==> flow/design.v <==
module UART_TX_CTRL
#(
    parameter [ 1:0] RDY       = 2'b01,
    parameter [ 1:0] LOAD      = 2'b10,
    parameter [ 1:0] SEND      = 2'b11,
    parameter [ 3:0] IDX_MAX   = 10,
    parameter [13:0] TMR_MAX   = 14'b10100010110000  
)
(
    input  wire       CLK,
    input  wire       rst,
    input  wire       send,
    input  wire [7:0] send_data,
    output wire       ready,
    output wire       UART_TX
);
reg         tx_bit;
reg  [ 1:0] tx_state;
reg  [ 9:0] tx_data;
reg  [ 3:0] index;
reg  [13:0] tx_tmr;
wire        bit_done;
always @(posedge CLK) begin : state_transition
    if (rst)
        tx_state <= RDY;
    else
    case (tx_state)
        RDY:
            if (send)
                tx_state <= LOAD;
        LOAD:
            tx_state <= SEND;
        SEND:
            if (bit_done) begin
                if (index == IDX_MAX)
                    tx_state <= RDY;
                else
                    tx_state <= LOAD;
            end
        default:  
            tx_state <= RDY;
    endcase
end
always @(posedge CLK) begin : timing
    if (rst || tx_state == RDY) begin
        tx_tmr <= 14'd0;
    end
    else begin
        if (bit_done)
            tx_tmr <= 14'd0;
        else
            tx_tmr <= tx_tmr + 1;
    end
end
always @(posedge CLK) begin : increment_index
    if (rst || tx_state == RDY)
        index <= 0;
    else if (tx_state == LOAD)
        index <= index + 1;
end
always @(posedge CLK) begin : data_latch
    if (send)
        tx_data <= {1'b1, send_data, 1'b0};
end
always @(posedge CLK) begin : bit0
    if (rst || tx_state == RDY)
        tx_bit <= 1'b1;
    else if (tx_state == LOAD)
        tx_bit <= tx_data[index];
end
assign bit_done = (tx_tmr == TMR_MAX)? 1 : 0;
assign UART_TX   = tx_bit;
assign ready     = (tx_state == RDY)? 1 : 0;
endmodule
module UART_RX_CTRL
#(
    parameter [ 2:0] WAIT_START  = 3'b001,
    parameter [ 2:0] STORE_START = 3'b010,
    parameter [ 2:0] STORE_DATA  = 3'b011,
    parameter [ 2:0] STORE_STOP  = 3'b100,
    parameter [ 2:0] STORE_LAST  = 3'b101,
    parameter [13:0] TMR_MAX     = 14'b10100010110000  
)(
    input  wire        CLK,
    input  wire        rst,
    input  wire        UART_RX,
    output reg  [ 7:0] recv_data,
    output wire        vald_data
);
reg  [ 2:0] rx_reg;
reg  [ 2:0] rx_state;
reg  [13:0] rx_tmr;
reg  [ 2:0] bit_count;
wire        sample_point;
wire        startbit_detected;
always @(posedge CLK) begin : rx_latch_n_shift
    if (rst)
        rx_reg <= 3'd0;
    else
        rx_reg <= {rx_reg[1:0], UART_RX};
end
function set_startbit_detected;
    input state, rx2, rx1;
    begin
        if (state==WAIT_START && rx2==1'b1 && rx1==1'b0)
            set_startbit_detected = 1'b1;
        else
            set_startbit_detected = 1'b0;
    end
endfunction
assign startbit_detected = set_startbit_detected(
                            rx_state,
                            rx_reg[2],
                            rx_reg[1]
                        );
always @(posedge CLK) begin : rx_timer
    if (rst) begin
        rx_tmr <= 14'd0;
    end
    else if (startbit_detected == 1'b1) begin
        rx_tmr <= 14'd0;
    end
    else begin
        if (rx_tmr == TMR_MAX)
            rx_tmr <= 14'd0;
        else
            rx_tmr <= rx_tmr + 14'd1;
    end
end
assign sample_point = (rx_tmr == 14'd0)? 1'b1 : 1'b0;
always @(posedge CLK) begin : state_transition_n_bit_count
    if (rst) begin
        rx_state  <= WAIT_START;
        bit_count <= 3'd0;
    end
    else
    case (rx_state)
        WAIT_START:
            if (startbit_detected == 1'b1) begin
                rx_state <= STORE_START;
                bit_count <= 3'd0;
            end
        STORE_START:
            if (sample_point == 1'b1) begin
                if (rx_reg[1] == 1'b0)
                    rx_state <= STORE_DATA;
                else  
                    rx_state <= WAIT_START;
            end
        STORE_DATA:
            if (sample_point == 1'b1) begin
                recv_data <= {rx_reg[1], recv_data[7:1]};
                if (bit_count == 3'd7)
                    rx_state <= STORE_STOP;
                else
                    bit_count <= bit_count + 3'd1;
            end
        STORE_STOP:
            if (sample_point == 1'b1) begin
                if (rx_reg[1] == 1'b1)
                    rx_state <= STORE_LAST;
                else  
                    rx_state <= WAIT_START;
            end
        STORE_LAST:
            rx_state <= WAIT_START;
        default:  
            rx_state <= WAIT_START;
    endcase
end
assign vald_data = (rx_state == STORE_LAST)? 1'b1 : 1'b0;
endmodule
module FIFO
#(
    parameter ADDR_WIDTH = 8,
    parameter DATA_WIDTH = 8
)
(
    input  wire                  CLK,
    input  wire                  rst,
    input  wire                  w_enable,
    input  wire                  r_enable,
    input  wire [DATA_WIDTH-1:0] w_data,
    output reg  [DATA_WIDTH-1:0] r_data,
    output reg  [ADDR_WIDTH:0]   count
);
reg [ADDR_WIDTH-1:0] w_addr;
reg [ADDR_WIDTH-1:0] r_addr;
reg [DATA_WIDTH-1:0] ram [2**ADDR_WIDTH-1:0];
always @(posedge CLK) begin : dpm
    if (w_enable)
        ram[w_addr] <= w_data;
    if (rst)
        r_data      <= 0;
    else if (r_enable)
        r_data      <= ram[r_addr];
end
always @(posedge CLK) begin : addr
    if (rst) begin
        w_addr <= 0;
        r_addr <= 0;
    end
    else begin
        if (w_enable)
            w_addr <= w_addr + 1'b1;
        if (r_enable)
            r_addr <= r_addr + 1'b1;
    end
end
always @(posedge CLK) begin : count_data
    if (rst)
        count <= 0;
    else
    case ({w_enable, r_enable})
        2'b00: count <= count;
        2'b01: count <= count - 1'b1;
        2'b10: count <= count + 1'b1;
        2'b11: count <= count;
    endcase
end
endmodule
module UART
#(
    parameter [ 2:0] WAIT_ACTI      = 3'b001,
    parameter [ 2:0] SEND_CHAR      = 3'b010,
    parameter [ 2:0] RDY            = 3'b011,
    parameter [ 2:0] WAIT_RDY       = 3'b100,
    parameter [ 3:0] BTN_STR_LEN    = 4'd8,
    parameter [ 1:0] PARROT_STR_LEN = 2'd3,
    parameter        BTN            = 1'b0,
    parameter        PARROT         = 1'b1,
    parameter [13:0] BAUD_TMR_MAX   = 14'd15  
)
(
    input  wire CLK,        
    input  wire rst,        
    input  wire btn_0,      
    output wire UART_TX,    
    input  wire UART_RX     
);
reg  [ 2:0] uart_state;
wire [ 7:0] btn_str        [ 7:0];
reg  [ 3:0] str_idx;
reg         send_mode;
reg         send_char;
wire        send;
reg  [ 7:0] send_data;
wire        ready;
assign send = send_char;
wire [ 7:0] recv_data;
wire        vald_data;
wire        w_enable;
wire        r_enable;
wire [ 7:0] r_data;
wire [ 8:0] count;
assign btn_str[0] = 8'h02;  
assign btn_str[1] = 8'h41;  
assign btn_str[2] = 8'h52;  
assign btn_str[3] = 8'h54;  
assign btn_str[4] = 8'h59;  
assign btn_str[5] = 8'h0D;  
assign btn_str[6] = 8'h0A;  
assign btn_str[7] = 8'h03;  
UART_TX_CTRL #(.TMR_MAX(BAUD_TMR_MAX)) uart_tx_ctrl (
    CLK,
    rst,
    send,
    send_data,
    ready,
    UART_TX
);
UART_RX_CTRL #(.TMR_MAX(BAUD_TMR_MAX)) uart_rx_ctrl (
    CLK,
    rst,
    UART_RX,
    recv_data,
    vald_data
);
assign w_enable = (vald_data == 1'b1 && count < 2**8);
assign r_enable = (count > 0 && uart_state == WAIT_ACTI)? 1 : 0;
FIFO fifo (
    CLK,
    rst,
    w_enable,
    r_enable,
    recv_data,  
    r_data,
    count
);
always @(posedge CLK) begin : state_transition
    if (rst) begin
        uart_state <= WAIT_ACTI;
        send_mode  <= BTN;
    end
    else
    case (uart_state)
        WAIT_ACTI:
            if (r_enable) begin
                uart_state <= SEND_CHAR;
                send_mode  <= PARROT;
            end
            else if (btn_0 == 1'b1) begin
                uart_state <= SEND_CHAR;
                send_mode  <= BTN;
            end
        SEND_CHAR:
            uart_state <= RDY;
        RDY:
            uart_state <= WAIT_RDY;
        WAIT_RDY:
            if (ready == 1'b1) begin
                case (send_mode)
                    PARROT: begin
                        uart_state <= WAIT_ACTI;
                    end
                    BTN: begin
                        if (str_idx == BTN_STR_LEN)
                            uart_state <= WAIT_ACTI;
                        else
                            uart_state <= SEND_CHAR;
                    end
                endcase
            end
        default:  
            uart_state <= WAIT_ACTI;
    endcase
end
always @(posedge CLK) begin : inc_idx
    if (rst || uart_state == WAIT_ACTI)
        str_idx <= 0;
    else if (uart_state == SEND_CHAR)
        str_idx <= str_idx + 1;
end
always @(posedge CLK) begin : char_load
    if (rst) begin
        send_char <= 1'b0;
        send_data <= 0;
    end
    else if (uart_state == SEND_CHAR) begin
        send_char <= 1'b1;
        if (send_mode == PARROT)
            send_data <= r_data;
        else if (send_mode == BTN)
            send_data <= btn_str[str_idx[2:0]];
    end
    else begin
        send_char <= 1'b0;
    end
end
endmodule
# Tool chain data of UART
# Each step is given for the RTL above and for the edited RTL.
# "orig" refers to lines of the RTL above, "edited" to lines of the edited file.
# "change": "edited" minus "orig" as printed here. "rel_change_pct": 100 x difference / "orig".
# Cell names lack the library's common part.
# Not given: n/a
[design] design="UART" clock="CLK" lib="sky130hd" corner="tt_025C_1v80"

# Edit of the RTL
# Unified diff, file above to edited file.
# The edited RTL no longer does the same as the RTL above: the edit was made by script, with no optimisation intended.
# begin of diff
@@ -279,4 +279,6 @@
 assign w_enable = (vald_data == 1'b1 && count < 2**8);
 assign r_enable = (count > 0 && uart_state == WAIT_ACTI)? 1 : 0;
+wire [ 7:0] r_data_0, r_data_1;
+wire [ 8:0] count_0, count_1;
 FIFO fifo (
     CLK,
@@ -285,7 +287,10 @@
     r_enable,
     recv_data,  
-    r_data,
-    count
-);
+    r_data_0,
+    count_0
+);
+FIFO fifo_twin (CLK, rst, w_enable, ~r_enable, recv_data, r_data_1, count_1);
+assign r_data = r_data_0 ^ r_data_1;
+assign count = count_0 ^ count_1;
 always @(posedge CLK) begin : state_transition
     if (rst) begin
# end of diff

# Word level
# Counts by Yosys on the flattened word-level netlist (proc, flatten, opt, wreduce; memories kept). Register bits leave out memories and registers merged into their read ports (data or address). Print and check cells are left out. Cells with the same type and inputs are merged into one.
# Memory sizes are those after Yosys's memory passes, which may raise the word count (mostly to a power of two), join words into wider ones and drop unused or constant bits.
[op_classes] item="add_sub_neg" orig=9 edited=13 change=4 rel_change_pct=44.44
[op_classes] item="cmp" orig=2 edited=2 change=0 rel_change_pct=0.00
[op_classes] item="equal" orig=37 edited=40 change=3 rel_change_pct=8.11
[op_classes] item="shifts" orig=1 edited=1 change=0 rel_change_pct=0.00
[op_classes] item="mux" orig=37 edited=39 change=2 rel_change_pct=5.41
[op_classes] item="n_logic" orig=3 edited=6 change=3 rel_change_pct=100.00
[op_classes] item="reduce_logical" orig=20 edited=23 change=3 rel_change_pct=15.00
[op_table] operator="2-bit == test (second input constant)" orig=4 edited=6 change=2 rel_change_pct=50.00
[op_table] operator="8-bit by 1-bit adder with 8-bit output (second input constant)" orig=2 edited=4 change=2 rel_change_pct=100.00
[op_table] operator="8-bit two-way mux" orig=3 edited=4 change=1 rel_change_pct=33.33
[op_table] operator="1-bit inverter" orig=3 edited=4 change=1 rel_change_pct=33.33
[op_table] operator="2-bit by 1-bit == test with 1-bit output (second input constant)" orig=2 edited=3 change=1 rel_change_pct=50.00
[op_table] operator="2-bit OR reduction" orig=2 edited=3 change=1 rel_change_pct=50.00
[op_table] operator="9-bit by 1-bit adder with 9-bit output (second input constant)" orig=1 edited=2 change=1 rel_change_pct=100.00
[op_table] operator="2-bit logical NOT" orig=1 edited=2 change=1 rel_change_pct=100.00
[op_table] operator="9-bit parallel mux with 2-bit select" orig=1 edited=2 change=1 rel_change_pct=100.00
[op_table] operator="9-bit by 1-bit subtractor with 9-bit output (second input constant)" orig=1 edited=2 change=1 rel_change_pct=100.00
[op_table] operator="1-bit logical NOT" orig=0 edited=1 change=1
[op_table] operator="8-bit bitwise XOR" orig=0 edited=1 change=1
[op_table] operator="9-bit bitwise XOR" orig=0 edited=1 change=1
# Operator kinds equal on both sides are left out: 31.
[bits] item="ff_bits" orig=102 edited=127 change=25 rel_change_pct=24.51
[bits] item="ram_bits" orig=2048 edited=4096 change=2048 rel_change_pct=100.00
[bits] item="clocked_rd_ports_x_width" orig=8 edited=16 change=8 rel_change_pct=100.00
[bits] item="memories" orig=1 edited=2 change=1 rel_change_pct=100.00
[bits] item="output_inout_bits" orig=1 edited=1 change=0 rel_change_pct=0.00
[bits] item="elab_cells" orig=128 edited=147 change=19 rel_change_pct=14.84
[mem_list] item="mem_shapes" orig="fifo.ram 256 x 8 bit 1R1W" edited="fifo.ram 256 x 8 bit 1R1W; fifo_twin.ram 256 x 8 bit 1R1W"

# Depth
# Longest topological path by Yosys (ltp), each cell counted once; first at word level (registers and memories cut), then after technology mapping (sequential cells cut; the memories' decode and read muxes count).
[depth] item="depth_word" orig=5 edited=7 change=2 rel_change_pct=40.00
[depth] item="abc_area" orig="0" edited="0"
[depth] item="depth_mapped" orig=13 edited=16 change=3 rel_change_pct=23.08
[depth] item="ltp_nobuf" orig=13 edited=15 change=2 rel_change_pct=15.38

# Mapped cells and area
# Source: synth_stat.txt of the flow (Yosys; design flattened, memories mapped). It holds for the ABC_AREA given above (unset counts as 0); a run with the other value may have another netlist.
[synth_totals] item="cells" orig=4213 edited=7923 change=3710 rel_change_pct=88.06
[synth_totals] item="yosys_area_um2" orig=84476.0 edited=165367.4 change=80891.4 rel_change_pct=95.76
[synth_totals] item="sequential_area_um2" orig=63901.3 edited=126060.9 change=62159.6 rel_change_pct=97.27
[synth_totals] item="flip_flops" orig=2160 edited=4241 change=2081 rel_change_pct=96.34
[synth_totals] item="buf_cells" orig=245 edited=455 change=210 rel_change_pct=85.71
[types] cell="edfxtp_1" orig=2064 edited=4112 change=2048 rel_change_pct=99.22
[types] cell="mux4_2" orig=503 edited=1039 change=536 rel_change_pct=106.56
[types] cell="nor2_1" orig=369 edited=689 change=320 rel_change_pct=86.72
[types] cell="mux2i_1" orig=156 edited=291 change=135 rel_change_pct=86.54
[types] cell="clkbuf_1" orig=107 edited=212 change=105 rel_change_pct=98.13
[types] cell="nand2_1" orig=124 edited=189 change=65 rel_change_pct=52.42
[types] cell="a221oi_1" orig=17 edited=60 change=43 rel_change_pct=252.94
[types] cell="buf_2" orig=50 edited=92 change=42 rel_change_pct=84.00
[types] cell="a21oi_1" orig=85 edited=120 change=35 rel_change_pct=41.18
[types] cell="dfxtp_1" orig=96 edited=129 change=33 rel_change_pct=34.38
[types] cell="xnor2_1" orig=21 edited=50 change=29 rel_change_pct=138.10
[types] cell="o21ai_0" orig=50 edited=76 change=26 rel_change_pct=52.00
[types] cell="buf_6" orig=30 edited=55 change=25 rel_change_pct=83.33
[types] cell="a22oi_1" orig=35 edited=58 change=23 rel_change_pct=65.71
[types] cell="a22o_1" orig=9 edited=30 change=21 rel_change_pct=233.33
[types] cell="nand3_1" orig=52 edited=72 change=20 rel_change_pct=38.46
[types] cell="buf_4" orig=23 edited=42 change=19 rel_change_pct=82.61
[types] cell="o22ai_1" orig=34 edited=51 change=17 rel_change_pct=50.00
# Cell types equal on both sides are left out: 5.
# Not every row of either side is listed.
# By module: a second synthesis without flattening, with its own total; a netlist apart from the flattened one above.
[unflattened] item="cells_unflattened" orig=4435 edited=8528 change=4093 rel_change_pct=92.29
[unflattened] item="hier_area_um2" orig=84967.7 edited=166631.1 change=81663.4 rel_change_pct=96.11
# Each row is one instance without its submodules.
[by_module_orig] mod="FIFO" instances=1 n_cells=4072 mod_area_um2=81479.4 mod_seq_area_um2=62159.6
[by_module_orig] mod="UART_RX_CTRL (TMR_MAX=15)" instances=1 n_cells=136 mod_area_um2=1360.1 mod_seq_area_um2=700.7
[by_module_orig] mod="UART_TX_CTRL (TMR_MAX=15)" instances=1 n_cells=127 mod_area_um2=1252.5 mod_seq_area_um2=680.7
[by_module_orig] mod="UART" instances=1 n_cells=100 mod_area_um2=875.8 mod_seq_area_um2=360.3
[by_module_edited] mod="FIFO" instances=2 n_cells=4072 mod_area_um2=81479.4 mod_seq_area_um2=62159.6
[by_module_edited] mod="UART_RX_CTRL (TMR_MAX=15)" instances=1 n_cells=136 mod_area_um2=1360.1 mod_seq_area_um2=700.7
[by_module_edited] mod="UART_TX_CTRL (TMR_MAX=15)" instances=1 n_cells=127 mod_area_um2=1252.5 mod_seq_area_um2=680.7
[by_module_edited] mod="UART" instances=1 n_cells=121 mod_area_um2=1059.8 mod_seq_area_um2=360.3

# Timing after synthesis
# OpenSTA on the mapped netlist: ideal clock, no wires. The path of least setup slack (recovery checks aside). Input and output delay are each 20% of the period. Register names are those of the netlist, which keeps one name where synthesis merged equal registers.
[synth_path] item="path_kind" orig="register to register" edited="register to register"
[synth_path] item="start" orig="register uart_rx_ctrl.recv_data[1]" edited="register uart_rx_ctrl.recv_data[1]"
[synth_path] item="end" orig="memory fifo.ram[0][1]" edited="memory fifo.ram[0][1]"
[synth_path] item="tclk_ps" orig=10000 edited=10000 change=0 rel_change_pct=0.00
[synth_path] item="setup_time_ps" orig=820 edited=1438 change=618
[synth_path] item="arrival_ps" orig=3240 edited=6169 change=2929 rel_change_pct=90.40
[synth_path] item="required_ps" orig=9180 edited=8562 change=-618 rel_change_pct=-6.73
[synth_path] item="setup_slack_ps" orig=5940 edited=2393 change=-3547
[synth_path] item="path_delay_ps" orig=4060 edited=7607 change=3547 rel_change_pct=87.36
[synth_path] item="stages" orig=1 edited=1 change=0 rel_change_pct=0.00
[synth_path] item="period_less_setup_slack_ps" orig=4060 edited=7607 change=3547 rel_change_pct=87.36
# "path_delay_ps" = arrival - input delay + setup time.
# "stages" counts driving pins, that of a launching flip-flop among them; a cell with two outputs on the path counts twice.
# "period_less_setup_slack_ps" = period - worst setup slack (recovery checks aside). The figure is calculated, with input and output delays left at 20% of the set period.
# The rows between start and end are the longest chain of elaborated cells between them; the timing report does not say that the signal goes this way. Where chains are equally long, one stands for them.
# Each line given opens the expression or statement behind the cell; cells for indexed reads and writes are added by Yosys, which also makes memories of some case tables.
[synth_via_orig] cell_sequence="edfxtp_1" elab_chain_len=1
[synth_lines_orig] item="from (decl)" line=87 source="output reg  [ 7:0] recv_data,"
[synth_lines_orig] item="from (assign)" line=152 source="recv_data <= {rx_reg[1], recv_data[7:1]};"
[synth_lines_orig] item="8-bit two-way mux" line=191 source="if (w_enable)"
[synth_lines_orig] item="to (decl)" line=189 source="reg [DATA_WIDTH-1:0] ram [2**ADDR_WIDTH-1:0];"
[synth_via_edited] cell_sequence="edfxtp_1" elab_chain_len=1
[synth_lines_edited] item="from (decl)" line=87 source="output reg  [ 7:0] recv_data,"
[synth_lines_edited] item="from (assign)" line=152 source="recv_data <= {rx_reg[1], recv_data[7:1]};"
[synth_lines_edited] item="8-bit two-way mux" line=191 source="if (w_enable)"
[synth_lines_edited] item="to (decl)" line=189 source="reg [DATA_WIDTH-1:0] ram [2**ADDR_WIDTH-1:0];"

# Path in the finished layout
# Path of least setup slack in the final report of each run of pair 1 (OpenROAD, finished layout, wires in). Where an end is a register, its clock arrival counts in the times.
# The path's times are printed in steps of 10 ps; the period is the one set.
[layout_path] item="path_kind" orig="register to register" edited="register to register"
[layout_path] item="start" orig="register fifo.r_addr[0]" edited="register fifo.r_addr[1]"
[layout_path] item="end" orig="register fifo.r_data[1]" edited="register fifo.r_data[7]"
[layout_path] item="tclk_ps" orig=10000 edited=10000 change=0 rel_change_pct=0.00
[layout_path] item="setup_time_ps" orig=120 edited=110 change=-10
[layout_path] item="arrival_ps" orig=5350 edited=5890 change=540 rel_change_pct=10.09
[layout_path] item="required_ps" orig=10730 edited=10880 change=150 rel_change_pct=1.40
[layout_path] item="setup_slack_ps" orig=5380 edited=4990 change=-390
[layout_path] item="stages" orig=10 edited=9 change=-1 rel_change_pct=-10.00
[layout_via_orig] cell_sequence="dfxtp_4 > buf_12 > buf_4 > mux4_2 > a22o_1 > a211o_1 > a311oi_2 > o211ai_1 > nand4_1 > o221ai_1"
[layout_lines_orig] item="from (decl)" line=188 source="reg [ADDR_WIDTH-1:0] r_addr;"
[layout_lines_orig] item="from (assign)" line=201 source="r_addr <= 0;"
[layout_lines_orig] item="from (assign)" line=207 source="r_addr <= r_addr + 1'b1;"
[layout_lines_orig] item="to (decl)" line=184 source="output reg  [DATA_WIDTH-1:0] r_data,"
# orig: No chain of elaborated cells between the ends is given.
[layout_via_edited] cell_sequence="dfxtp_4 > buf_12 > buf_4 > mux4_2 > mux4_2 > a22o_1 > nor4_1 > nor3_1 > a221o_1"
[layout_lines_edited] item="from (decl)" line=188 source="reg [ADDR_WIDTH-1:0] r_addr;"
[layout_lines_edited] item="from (assign)" line=201 source="r_addr <= 0;"
[layout_lines_edited] item="from (assign)" line=207 source="r_addr <= r_addr + 1'b1;"
[layout_lines_edited] item="to (decl)" line=184 source="output reg  [DATA_WIDTH-1:0] r_data,"
# edited: No chain of elaborated cells between the ends is given.

# Flow runs
# Both versions went through the flow (Yosys, OpenROAD) with the same settings in each pair. Constraints: input delay and output delay 20% of the set period each, output load 0.01 pF.
[flow_settings_pair_1] CORE_UTILIZATION=40 period_ns=10.0 CAP_MARGIN=20 CORE_MARGIN=2 SLEW_MARGIN=20
[results_pair_1] item="yosys_chip_area_um2" orig=84476.0 edited=165367.4 change=80891.4 rel_change_pct=95.76
[results_pair_1] item="total_die_area_um2" orig=214883.0 edited=418577.0 change=203694.0 rel_change_pct=94.79
[results_pair_1] item="finalCellArea_um2" orig=94491.9 edited=185427.0 change=90935.1 rel_change_pct=96.24
[results_pair_1] item="ws_setup_ps" orig=5379 edited=4989 change=-390
[results_pair_1] item="total_negative_slack_ps" orig=0 edited=0 change=0
[results_pair_1] item="power_total_mw" orig=21.575 edited=41.850 change=20.275 rel_change_pct=93.97
[results_pair_1] item="period_less_ws_ps" orig=4621 edited=5011 change=390 rel_change_pct=8.44
[flow_settings_pair_2] ABC_AREA=0 CAP_MARGIN=35 CELL_PAD_IN_SITES_GLOBAL_PLACEMENT=1 CORE_MARGIN=4 CORE_UTILIZATION=65 CTS_CLUSTER_SIZE=93 PLACE_DENSITY_LB_ADDON=0.0 SLEW_MARGIN=35 period_ns=2.84
[results_pair_2] item="yosys_chip_area_um2" orig=84476.0 edited=165367.4 change=80891.4 rel_change_pct=95.76
[results_pair_2] item="total_die_area_um2" orig=135796.0 edited=262544.0 change=126748.0 rel_change_pct=93.34
[results_pair_2] item="finalCellArea_um2" orig=99407.8 edited=197655.0 change=98247.2 rel_change_pct=98.83
[results_pair_2] item="ws_setup_ps" orig=-80 edited=-223 change=-143
[results_pair_2] item="total_negative_slack_ps" orig=-315 edited=-2993 change=-2678
[results_pair_2] item="power_total_mw" orig=78.574 edited=154.737 change=76.163 rel_change_pct=96.93
[results_pair_2] item="period_less_ws_ps" orig=2920 edited=3063 change=143 rel_change_pct=4.90
# By "period_less_ws_ps" is meant the clock period of the run minus its worst setup slack. This is arithmetic on one report: input and output delays are still those of the set period (20% each).
# By "power_total_mw" is meant OpenSTA's value without simulated activity: inputs other than the clock are taken to toggle once in ten clock periods, and the tool carries that through the logic.
